==> flow/design.v <==
module AHB_Master_ALU_REG_pipelined (
    input wire        HCLK,        
    input wire        HRESETn,     
    output reg [31:0] HADDR,       
    output reg [2:0] HBURST,         
    output reg [2:0]  HSIZE,       
    output reg [1:0]  HTRANS,      
    output reg [31:0] HWDATA,      
    output reg        HWRITE,      
    input wire [31:0] HRDATA,      
    input wire        HREADY,      
    input wire        HRESP,
    input wire [63:0] cpu_inst
);
    wire [31:0] ReadData1, ReadData2;
    wire [31:0] ALUResult;
    reg RegWrite;
    reg [31:0] WriteData;
    reg type_data ;
    reg ALU_REG;
    reg write_read;
    reg [7:0] burst_length;
    reg [2:0] ReadReg1_ADDR;  
    reg [2:0] ReadReg2_ADDR;   
    reg [2:0] WriteReg_ADDR;   
    reg [2:0] AlU_OP;
    reg [2:0] WriteReg_ADDR2;
    reg [31:0] HWDATA_t;
    reg [31:0] HADDR_delay;
ALU alu(
    .A(ReadData1),
    .B(ReadData2),
    .AlU_OP(AlU_OP),
    .Result(ALUResult)
);
RegisterFile rf(
    .clk(HCLK),
    .rst_n(HRESETn),
    .ReadReg1_ADDR(ReadReg1_ADDR),
    .ReadReg2_ADDR(ReadReg2_ADDR),
    .WriteReg_ADDR(WriteReg_ADDR2),
    .WriteData(WriteData),
    .RegWrite(RegWrite),
    .ReadData1(ReadData1),
    .ReadData2(ReadData2)
);
localparam      IDLE         = 2'b00,
                BUSY     = 2'b01,
                NONSEQ   = 2'b10,
                SEQ      = 2'b11;
reg [9:0] burst_counter;
reg work;
always @(posedge HCLK or negedge HRESETn) begin
    if (!HRESETn)
        HADDR_delay <= 32'b0;
    else
        HADDR_delay <= cpu_inst [63:32];
end
always @(posedge HCLK or negedge HRESETn) begin
    if (!HRESETn)
    begin   
        HTRANS <= IDLE;   
        HADDR <= 32'b0;
        HBURST <= 3'b0;
        HSIZE <= 3'b0;
        HWDATA <= 32'b0;
        HWRITE <= 1'b0;
        RegWrite <= 1'b0;
        WriteData <= 32'b0;
        type_data <= 1'b0;
        ALU_REG <= 1'b0;
        write_read <= 1'b0;
        burst_length <= 8'b0;
        ReadReg1_ADDR <= 3'b0;
        ReadReg2_ADDR <= 3'b0;
        WriteReg_ADDR <= 3'b0;
        AlU_OP <= 3'b0;
        WriteReg_ADDR2 <= 3'b0;
        HWDATA_t <= 32'b0;
        burst_counter <= 10'b0;
        work <= 1'b0;
    end
    else
begin
        RegWrite <= 0;
        case (HTRANS)
            IDLE:begin
                if (type_data == 1)
                begin
                    if(ALU_REG)
                        begin
                            if(write_read)
                            begin
                                WriteData   <= ALUResult;
                                RegWrite    <= 1;
                            end                           
                             else
                            begin
                                HWDATA_t      <= ALUResult;
                                RegWrite    <= 0;
                            end                        end
                        else
                        begin
                            if (HWRITE)
                            begin
                                WriteData   <= HRDATA;
                                RegWrite    <= 1;
                            end
                            else
                            begin
                                HWDATA_t      <= ReadData1;
                                RegWrite    <= 0;
                            end
                        end
                        type_data <= 1;
                end
                type_data <= 1;
                HADDR <= HADDR_delay;
                HSIZE <= cpu_inst[6:4];  
                HWRITE <= cpu_inst[0];   
                HBURST <= cpu_inst[3:1];
                work <= cpu_inst[7];
                write_read <= cpu_inst [31];
                ALU_REG <= cpu_inst [18];
                burst_length <= cpu_inst[15:8];
                ReadReg1_ADDR <= cpu_inst[21:19]; 
                ReadReg2_ADDR <=  cpu_inst[24:22]; 
                WriteReg_ADDR <=  cpu_inst[27:25]; 
                WriteReg_ADDR2 <= WriteReg_ADDR;
                HWDATA <= HWDATA_t;
                AlU_OP <= cpu_inst [30:28];
                if (HREADY && work) begin
                    HTRANS <= NONSEQ;
                    burst_counter <= 0;        
                end
            end 
            BUSY:begin
                work <= cpu_inst[7];
                if (work) begin
                    HTRANS <= IDLE; 
                end
            end
            NONSEQ:begin
                type_data <= 1;
                HADDR <= HADDR_delay;
                HSIZE <= cpu_inst[6:4];  
                HWRITE <= cpu_inst[0];   
                HBURST <= cpu_inst[3:1];
                work <= cpu_inst[7];
                write_read <= cpu_inst [31];
                ALU_REG <= cpu_inst [18];
                burst_length <= cpu_inst[15:8];
                ReadReg1_ADDR <= cpu_inst[21:19]; 
                ReadReg2_ADDR <=  cpu_inst[24:22]; 
                WriteReg_ADDR <=  cpu_inst[27:25]; 
                WriteReg_ADDR2 <= WriteReg_ADDR;
                HWDATA <= HWDATA_t;
                AlU_OP <= cpu_inst [30:28];
                if(ALU_REG)
                        begin
                            if(write_read)
                            begin
                                WriteData   <= ALUResult;
                                RegWrite    <= 1;
                            end
                            else
                            begin
                                HWDATA_t      <= ALUResult;
                                RegWrite    <= 0;
                            end
                        end
                        else
                        begin
                            if (HWRITE)
                            begin
                                WriteData   <= HRDATA;
                                RegWrite    <= 1;
                            end
                            else
                            begin
                                HWDATA_t      <= ReadData1;
                                RegWrite    <= 0;
                            end
                        end
                if (HREADY) begin
                    if (!work)
                    HTRANS <= BUSY;
                    else if (HBURST) begin
                        type_data <= 1;
                        burst_counter <= burst_counter + 1;
                        HTRANS <= SEQ;
                    end else begin
                        type_data <= 1;
                        HTRANS <= IDLE;
                    end
                end
            end  
            SEQ:begin
                HWDATA <= HWDATA_t;
                ReadReg1_ADDR <= ReadReg1_ADDR +1;
                WriteReg_ADDR <=  WriteReg_ADDR;
                WriteReg_ADDR2 <= WriteReg_ADDR;
                RegWrite    <= 0;
                if (HREADY) begin
                    if(ALU_REG)
                        begin
                            if(write_read)
                            begin
                                WriteData   <= ALUResult;
                                RegWrite    <= 1;
                            end
                            else
                            begin
                                HWDATA_t      <= ALUResult;
                                RegWrite    <= 0;
                            end                        end
                        else
                        begin
                            if (HWRITE)
                            begin
                                WriteData   <= HRDATA;
                                RegWrite    <= 1;
                            end
                            else
                            begin
                                HWDATA_t      <= ReadData1;
                                RegWrite    <= 0;
                            end
                        end
                    HADDR <= HADDR + (4 << HSIZE); 
                        burst_counter <= burst_counter + 1;
                    if (!work)
                    HTRANS <= BUSY;
                    else if(HBURST == 3'b001 && burst_counter * HSIZE < 8'b11111111 && burst_counter < burst_length-1)
                    HTRANS <= SEQ;
                        else begin
                        HTRANS <= IDLE;
                    end
                end  
            end
            default:HTRANS <= IDLE;
        endcase
    end
end
endmodule
module ALU(
    input [31:0] A,    
    input [31:0] B,       
    input [2:0] AlU_OP,   
    output reg [31:0] Result 
);
    always @(*) begin
        case (AlU_OP)
            3'b000: Result = A + B;     
            3'b001: Result = A - B;     
            3'b010: Result = A & B;     
            3'b011: Result = A | B;     
            3'b100: Result = A ^ B;     
            3'b101: Result = ~A;        
            3'b110: Result = A << 1;    
            3'b111: Result = A >> 1;    
            default: Result = 8'b0;
        endcase
    end
endmodule
module RegisterFile(
    input clk,
    input rst_n,
    input [2:0] ReadReg1_ADDR,
    input [2:0] ReadReg2_ADDR,
    input [2:0] WriteReg_ADDR,
    input [31:0] WriteData,
    input RegWrite,
    output [31:0] ReadData1,
    output [31:0] ReadData2
);
    reg [31:0] registers [7:0]; 
    assign ReadData1 = registers[ReadReg1_ADDR];
    assign ReadData2 = registers[ReadReg2_ADDR];
    integer i;
    always @(posedge clk or negedge rst_n) begin
        if (!rst_n) begin
            for (i = 0; i < 8; i = i + 1)
                registers[i] <= 32'b0;
        end
        else if (RegWrite) begin
            registers[WriteReg_ADDR] <= WriteData;
        end
    end
endmodule
# Reports on AHB_Master_ALU_REG_pipelined
# Tool output for the design above before and after an edit, in the order of the flow.
# "before" refers to lines of the RTL above, "after" to lines of the edited file.
# "delta": "after" minus "before" as printed here.
# Operators carry their Yosys type and port widths (W data, S select, Z words).
# Cell names lack the library's common part.
# Not given: -
# setup
top_module	AHB_Master_ALU_REG_pipelined
clk_port	HCLK
lib	sky130hd
corner	tt_025C_1v80

# Diff
# The edit as a unified diff against the file above.
# A script made this edit. It changes what the design does and was not meant as an optimisation.
# begin of diff
@@ -258,5 +258,4 @@
             3'b100: Result = A ^ B;     
             3'b101: Result = ~A;        
-            3'b110: Result = A << 1;    
             3'b111: Result = A >> 1;    
             default: Result = 8'b0;
# end of diff

# After elaboration
# Yosys after proc, flatten, opt, wreduce and memory -nomap, before mapping. Print and check cells are not counted.
# classes
element	before	after	delta
n_addsub	6	6	0
mul	1	1	0
cmp	2	2	0
eq_ne	39	38	-1
shift	1	1	0
mux	39	39	0
logic	4	4	0
reduce_and_logical	27	27	0
# op_table
op	before	after	delta
$eq A3 B3 Y1 const B	16	15	-1
$pmux W32 S8	3	2	-1
$pmux W32 S7	0	1	1
# Unchanged operator kinds not shown: 40.
# bits
element	before	after	delta
register_bits	463	463	0
input_bits	100	100	0
output_inout_bits	73	73	0
wordCells	148	147	-1

# Logic depth
# Longest topological path by Yosys (ltp), each cell counted once; first at word level (registers and memories cut), then after technology mapping (sequential cells cut; the memories' decode and read muxes count).
# depth
element	before	after	delta
ltp_word	8	8	0
ABC_AREA	0	0	-
mapped_depth	28	28	0
depth_no_buf	24	21	-3

# Netlist
# The flow's flattened synthesis, as Yosys stat reports it; memories are mapped. The netlist is that of the ABC_AREA named above (0 if unset); the other value can give another one.
# mapped
element	before	after	delta
cell_count	2864	2797	-67
yosys_area_um2	28599.9	28118.2	-481.7
seqArea_um2	11586.1	11586.1	0.0
ffs	463	463	0
n_buf	192	183	-9
# types
cell_type	before	after	delta
o21ai_0	156	123	-33
a31oi_1	27	57	30
o31ai_1	27	5	-22
nor2_1	216	198	-18
nand2_1	274	258	-16
buf_2	28	14	-14
mux2_2	345	358	13
a21oi_1	163	151	-12
mux2i_1	76	64	-12
nand4_1	23	34	11
nand2b_1	24	14	-10
o32ai_1	5	15	10
a222oi_1	36	45	9
o221ai_1	5	14	9
a22o_1	0	8	8
buf_1	13	20	7
a32oi_1	9	2	-7
buf_4	9	2	-7
# Unchanged cell types not shown: 9.
# Not every row of either side is listed.
# By module: a second synthesis without flattening, with its own total; a netlist apart from the flattened one above.
# unflattened
element	before	after	delta
cells_unflattened	2810	2792	-18
hier_area_um2	29062.9	28881.4	-181.5
# Rows give one instance, submodules left out.
# by_module_before
module	instances	cells	mod_area_um2	seq_area_um2
RegisterFile	1	1115	13689.4	6406.1
AHB_Master_ALU_REG_pipelined	1	957	10362.4	5180.0
ALU	1	738	5011.1	0.0
# by_module_after
module	instances	cells	mod_area_um2	seq_area_um2
RegisterFile	1	1115	13689.4	6406.1
AHB_Master_ALU_REG_pipelined	1	957	10362.4	5180.0
ALU	1	720	4829.6	0.0

# Worst setup path after synthesis
# OpenSTA on the mapped netlist: ideal clock, no wires. The path of least setup slack (recovery checks aside). Input and output delay are each 20% of the period. Register names are those of the netlist, which keeps one name where synthesis merged equal registers.
# synth_timing
element	before	after	delta
path_kind	register to register	register to register	-
from	reg ReadReg1_ADDR[2]	reg ReadReg1_ADDR[2]	-
to	reg HWDATA_t[24]	reg HWDATA_t[31]	-
clock_period_ns	6.0	6.0	0.0
setup_ns	0.121	0.142	0.021
t_first_pin_ns	0.000	0.000	0.000
arrival_ns	4.923	5.583	0.660
t_required_ns	5.879	5.858	-0.021
slack_ns	0.956	0.275	-0.681
delay_ns	5.044	5.725	0.681
path_stages	24	24	0
n_path_buf	5	6	1
synth_period_reached_ns	5.044	5.725	0.681
# "delay_ns" = arrival - input delay + setup time.
# "path_stages" counts driving pins, that of a launching flip-flop among them; a cell with two outputs on the path counts twice.
# "synth_period_reached_ns" is the clock period less the worst setup slack; recovery checks do not enter. This is arithmetic on one report: input and output delays are still those of the set period (20% each).
# Between the ends stands the longest chain of elaborated cells between them, by number of cells; it is not shown to be the way that was timed. Of several equally long chains one is given.
# A line is the first line of the expression or statement that the cell stems from. Yosys adds cells for indexed reads and writes and turns some case tables into memories.
# A register here has more assigning lines than the two given.
# synth_between_before
cell_sequence	dfrtp_1 > clkbuf_1 > inv_1 > clkbuf_1 > ha_1 > nor4_1 > nand2b_1 > buf_2 > buf_2 > buf_2 > a21oi_1 > inv_1 > ha_1 > fa_1 > nor2b_1 > o21a_1 > o21ai_0 > a2111oi_0 > nor2_1 > or3_1 > o2111ai_1 > mux2i_1 > o211a_1 > o21ai_1
elab_chain_len	8
cells_between	22
cone_classes	2 x add/sub; 7 x eq/ne; 8 x mux; 4 x logic; 1 x reduce/logical
# synth_lines_before
element	line_no	text
start, declared	23	reg [2:0] ReadReg1_ADDR;
start, assigned	126	ReadReg1_ADDR <= cpu_inst[21:19];
start, assigned	153	ReadReg1_ADDR <= cpu_inst[21:19];
$eq A3 B3 Y1	278	assign ReadData1 = registers[ReadReg1_ADDR];
$pmux W32 S8	278
$sub A32 B32 Y32	255	3'b001: Result = A - B;
$pmux W32 S8	253	case (AlU_OP)
$mux W32	207	if(write_read)
$mux W32	205	if(ALU_REG)
$mux W32	204	if (HREADY) begin
$pmux W32 S3	86	case (HTRANS)
end, assigned	99	HWDATA_t      <= ALUResult;
end, assigned	111	HWDATA_t      <= ReadData1;
end, declared	28	reg [31:0] HWDATA_t;
# synth_between_after
cell_sequence	dfrtp_1 > clkbuf_1 > buf_1 > clkinv_1 > ha_1 > nor4_1 > nand2b_1 > clkbuf_1 > clkbuf_1 > clkbuf_1 > o21ai_0 > inv_1 > ha_1 > clkbuf_1 > a21oi_1 > o21ai_0 > a221oi_1 > nor3b_1 > a211oi_1 > or2_2 > a2111oi_0 > nor3_1 > nor3_2 > a31oi_1
elab_chain_len	8
cells_between	22
cone_classes	2 x add/sub; 7 x eq/ne; 8 x mux; 4 x logic; 1 x reduce/logical
# synth_lines_after
element	line_no	text
start, declared	23	reg [2:0] ReadReg1_ADDR;
start, assigned	126	ReadReg1_ADDR <= cpu_inst[21:19];
start, assigned	153	ReadReg1_ADDR <= cpu_inst[21:19];
$eq A3 B3 Y1	277	assign ReadData1 = registers[ReadReg1_ADDR];
$pmux W32 S8	277
$sub A32 B32 Y32	255	3'b001: Result = A - B;
$pmux W32 S7	253	case (AlU_OP)
$mux W32	207	if(write_read)
$mux W32	205	if(ALU_REG)
$mux W32	204	if (HREADY) begin
$pmux W32 S3	86	case (HTRANS)
end, assigned	99	HWDATA_t      <= ALUResult;
end, assigned	111	HWDATA_t      <= ReadData1;
end, declared	28	reg [31:0] HWDATA_t;

# Path in the finished layout
# Path of least setup slack in the final report of each run of pair 1 (OpenROAD, finished layout, wires in). Where an end is a register, its clock arrival counts in the times.
# layout_timing
element	before	after	delta
path_kind	register to register	register to register	-
from	reg ReadReg2_ADDR[1]	reg ReadReg2_ADDR[1]	-
to	reg WriteData[23]	reg HWDATA_t[31]	-
clock_period_ns	6.0	6.0	0.0
setup_ns	0.11	0.16	0.05
t_first_pin_ns	0.61	0.62	0.01
arrival_ns	6.15	6.25	0.10
t_required_ns	6.50	6.46	-0.04
slack_ns	0.35	0.21	-0.14
path_stages	25	26	1
n_path_buf	5	6	1
# Between the ends stands the longest chain of elaborated cells between them, by number of cells; it is not shown to be the way that was timed. Of several equally long chains one is given.
# A register here has more assigning lines than the two given.
# layout_between_before
cell_sequence	dfrtp_4 > buf_4 > nor2b_1 > buf_4 > buf_4 > a222oi_1 > o2bb2ai_2 > inv_2 > nor4_4 > nand2_2 > o21ai_0 > xnor2_1 > ha_1 > a21o_1 > a21o_1 > a21oi_1 > buf_4 > o21ai_0 > o21ba_2 > o31ai_1 > a21oi_1 > mux2_2 > o311ai_0 > buf_4 > a21oi_1
elab_chain_len	8
cells_between	20
cone_classes	2 x add/sub; 7 x eq/ne; 7 x mux; 3 x logic; 1 x reduce/logical
# layout_lines_before
element	line_no	text
start, declared	24	reg [2:0] ReadReg2_ADDR;
start, assigned	127	ReadReg2_ADDR <=  cpu_inst[24:22];
start, assigned	154	ReadReg2_ADDR <=  cpu_inst[24:22];
$eq A3 B3 Y1	279	assign ReadData2 = registers[ReadReg2_ADDR];
$pmux W32 S8	279
$sub A32 B32 Y32	255	3'b001: Result = A - B;
$pmux W32 S8	253	case (AlU_OP)
$mux W32	207	if(write_read)
$mux W32	205	if(ALU_REG)
$mux W32	204	if (HREADY) begin
$pmux W32 S3	86	case (HTRANS)
end, assigned	94	WriteData   <= ALUResult;
end, assigned	163	WriteData   <= ALUResult;
end, declared	18	reg [31:0] WriteData;
# layout_between_after
cell_sequence	dfrtp_2 > buf_12 > and2b_1 > buf_4 > a221oi_1 > o2111a_2 > o22ai_1 > buf_4 > nor4_4 > nand2_1 > o21ai_0 > xnor2_1 > ha_1 > and3_1 > nor2b_1 > a221oi_1 > buf_4 > nor3b_2 > a211oi_1 > buf_4 > nor4b_4 > a2111oi_2 > buf_4 > a31o_2 > nor3_4 > a31oi_1
elab_chain_len	8
cells_between	20
cone_classes	2 x add/sub; 7 x eq/ne; 7 x mux; 3 x logic; 1 x reduce/logical
# layout_lines_after
element	line_no	text
start, declared	24	reg [2:0] ReadReg2_ADDR;
start, assigned	127	ReadReg2_ADDR <=  cpu_inst[24:22];
start, assigned	154	ReadReg2_ADDR <=  cpu_inst[24:22];
$eq A3 B3 Y1	278	assign ReadData2 = registers[ReadReg2_ADDR];
$pmux W32 S8	278
$sub A32 B32 Y32	255	3'b001: Result = A - B;
$pmux W32 S7	253	case (AlU_OP)
$mux W32	207	if(write_read)
$mux W32	205	if(ALU_REG)
$mux W32	204	if (HREADY) begin
$pmux W32 S3	86	case (HTRANS)
end, assigned	99	HWDATA_t      <= ALUResult;
end, assigned	111	HWDATA_t      <= ReadData1;
end, declared	28	reg [31:0] HWDATA_t;

# Measured runs
# Both versions went through the flow (Yosys, OpenROAD) with the same settings in each pair. Constraints: input delay and output delay 20% of the set period each, output load 0.01 pF.
# settings_pair_1
CORE_UTILIZATION	40
PLACE_DENSITY	0.6
period_ns	6.0
CAP_MARGIN	20
CORE_MARGIN	2
SLEW_MARGIN	20
# measured_pair_1
element	before	after	delta
synth_chip_area_um2	28599.9	28118.2	-481.7
design_die_area_um2	73655.2	72433.6	-1221.6
finalCellArea_um2	34171.5	33579.7	-591.8
setup_worst_slack_ns	0.345	0.211	-0.134
tns_ns	0.000	0.000	0.000
timing.achieved_period_ns	5.655	5.789	0.134
# settings_pair_2
CAP_MARGIN	0
CELL_PAD_IN_SITES_GLOBAL_PLACEMENT	1
CORE_ASPECT_RATIO	1.24
CORE_UTILIZATION	45
GPL_TIMING_DRIVEN	1
HOLD_SLACK_MARGIN	0.21
PLACE_DENSITY_LB_ADDON	0.28
SETUP_SLACK_MARGIN	0.11
period_ns	4.38
CORE_MARGIN	2
SLEW_MARGIN	20
# measured_pair_2
element	before	after	delta
synth_chip_area_um2	28599.9	28118.2	-481.7
design_die_area_um2	65600.4	64512.5	-1087.9
finalCellArea_um2	36018.3	37816.3	1798.0
setup_worst_slack_ns	-0.586	-0.966	-0.380
tns_ns	-13.620	-23.924	-10.304
timing.achieved_period_ns	4.966	5.346	0.380
# By "timing.achieved_period_ns" is meant the clock period of the run minus its worst setup slack. This is arithmetic on one report: input and output delays are still those of the set period (20% each).
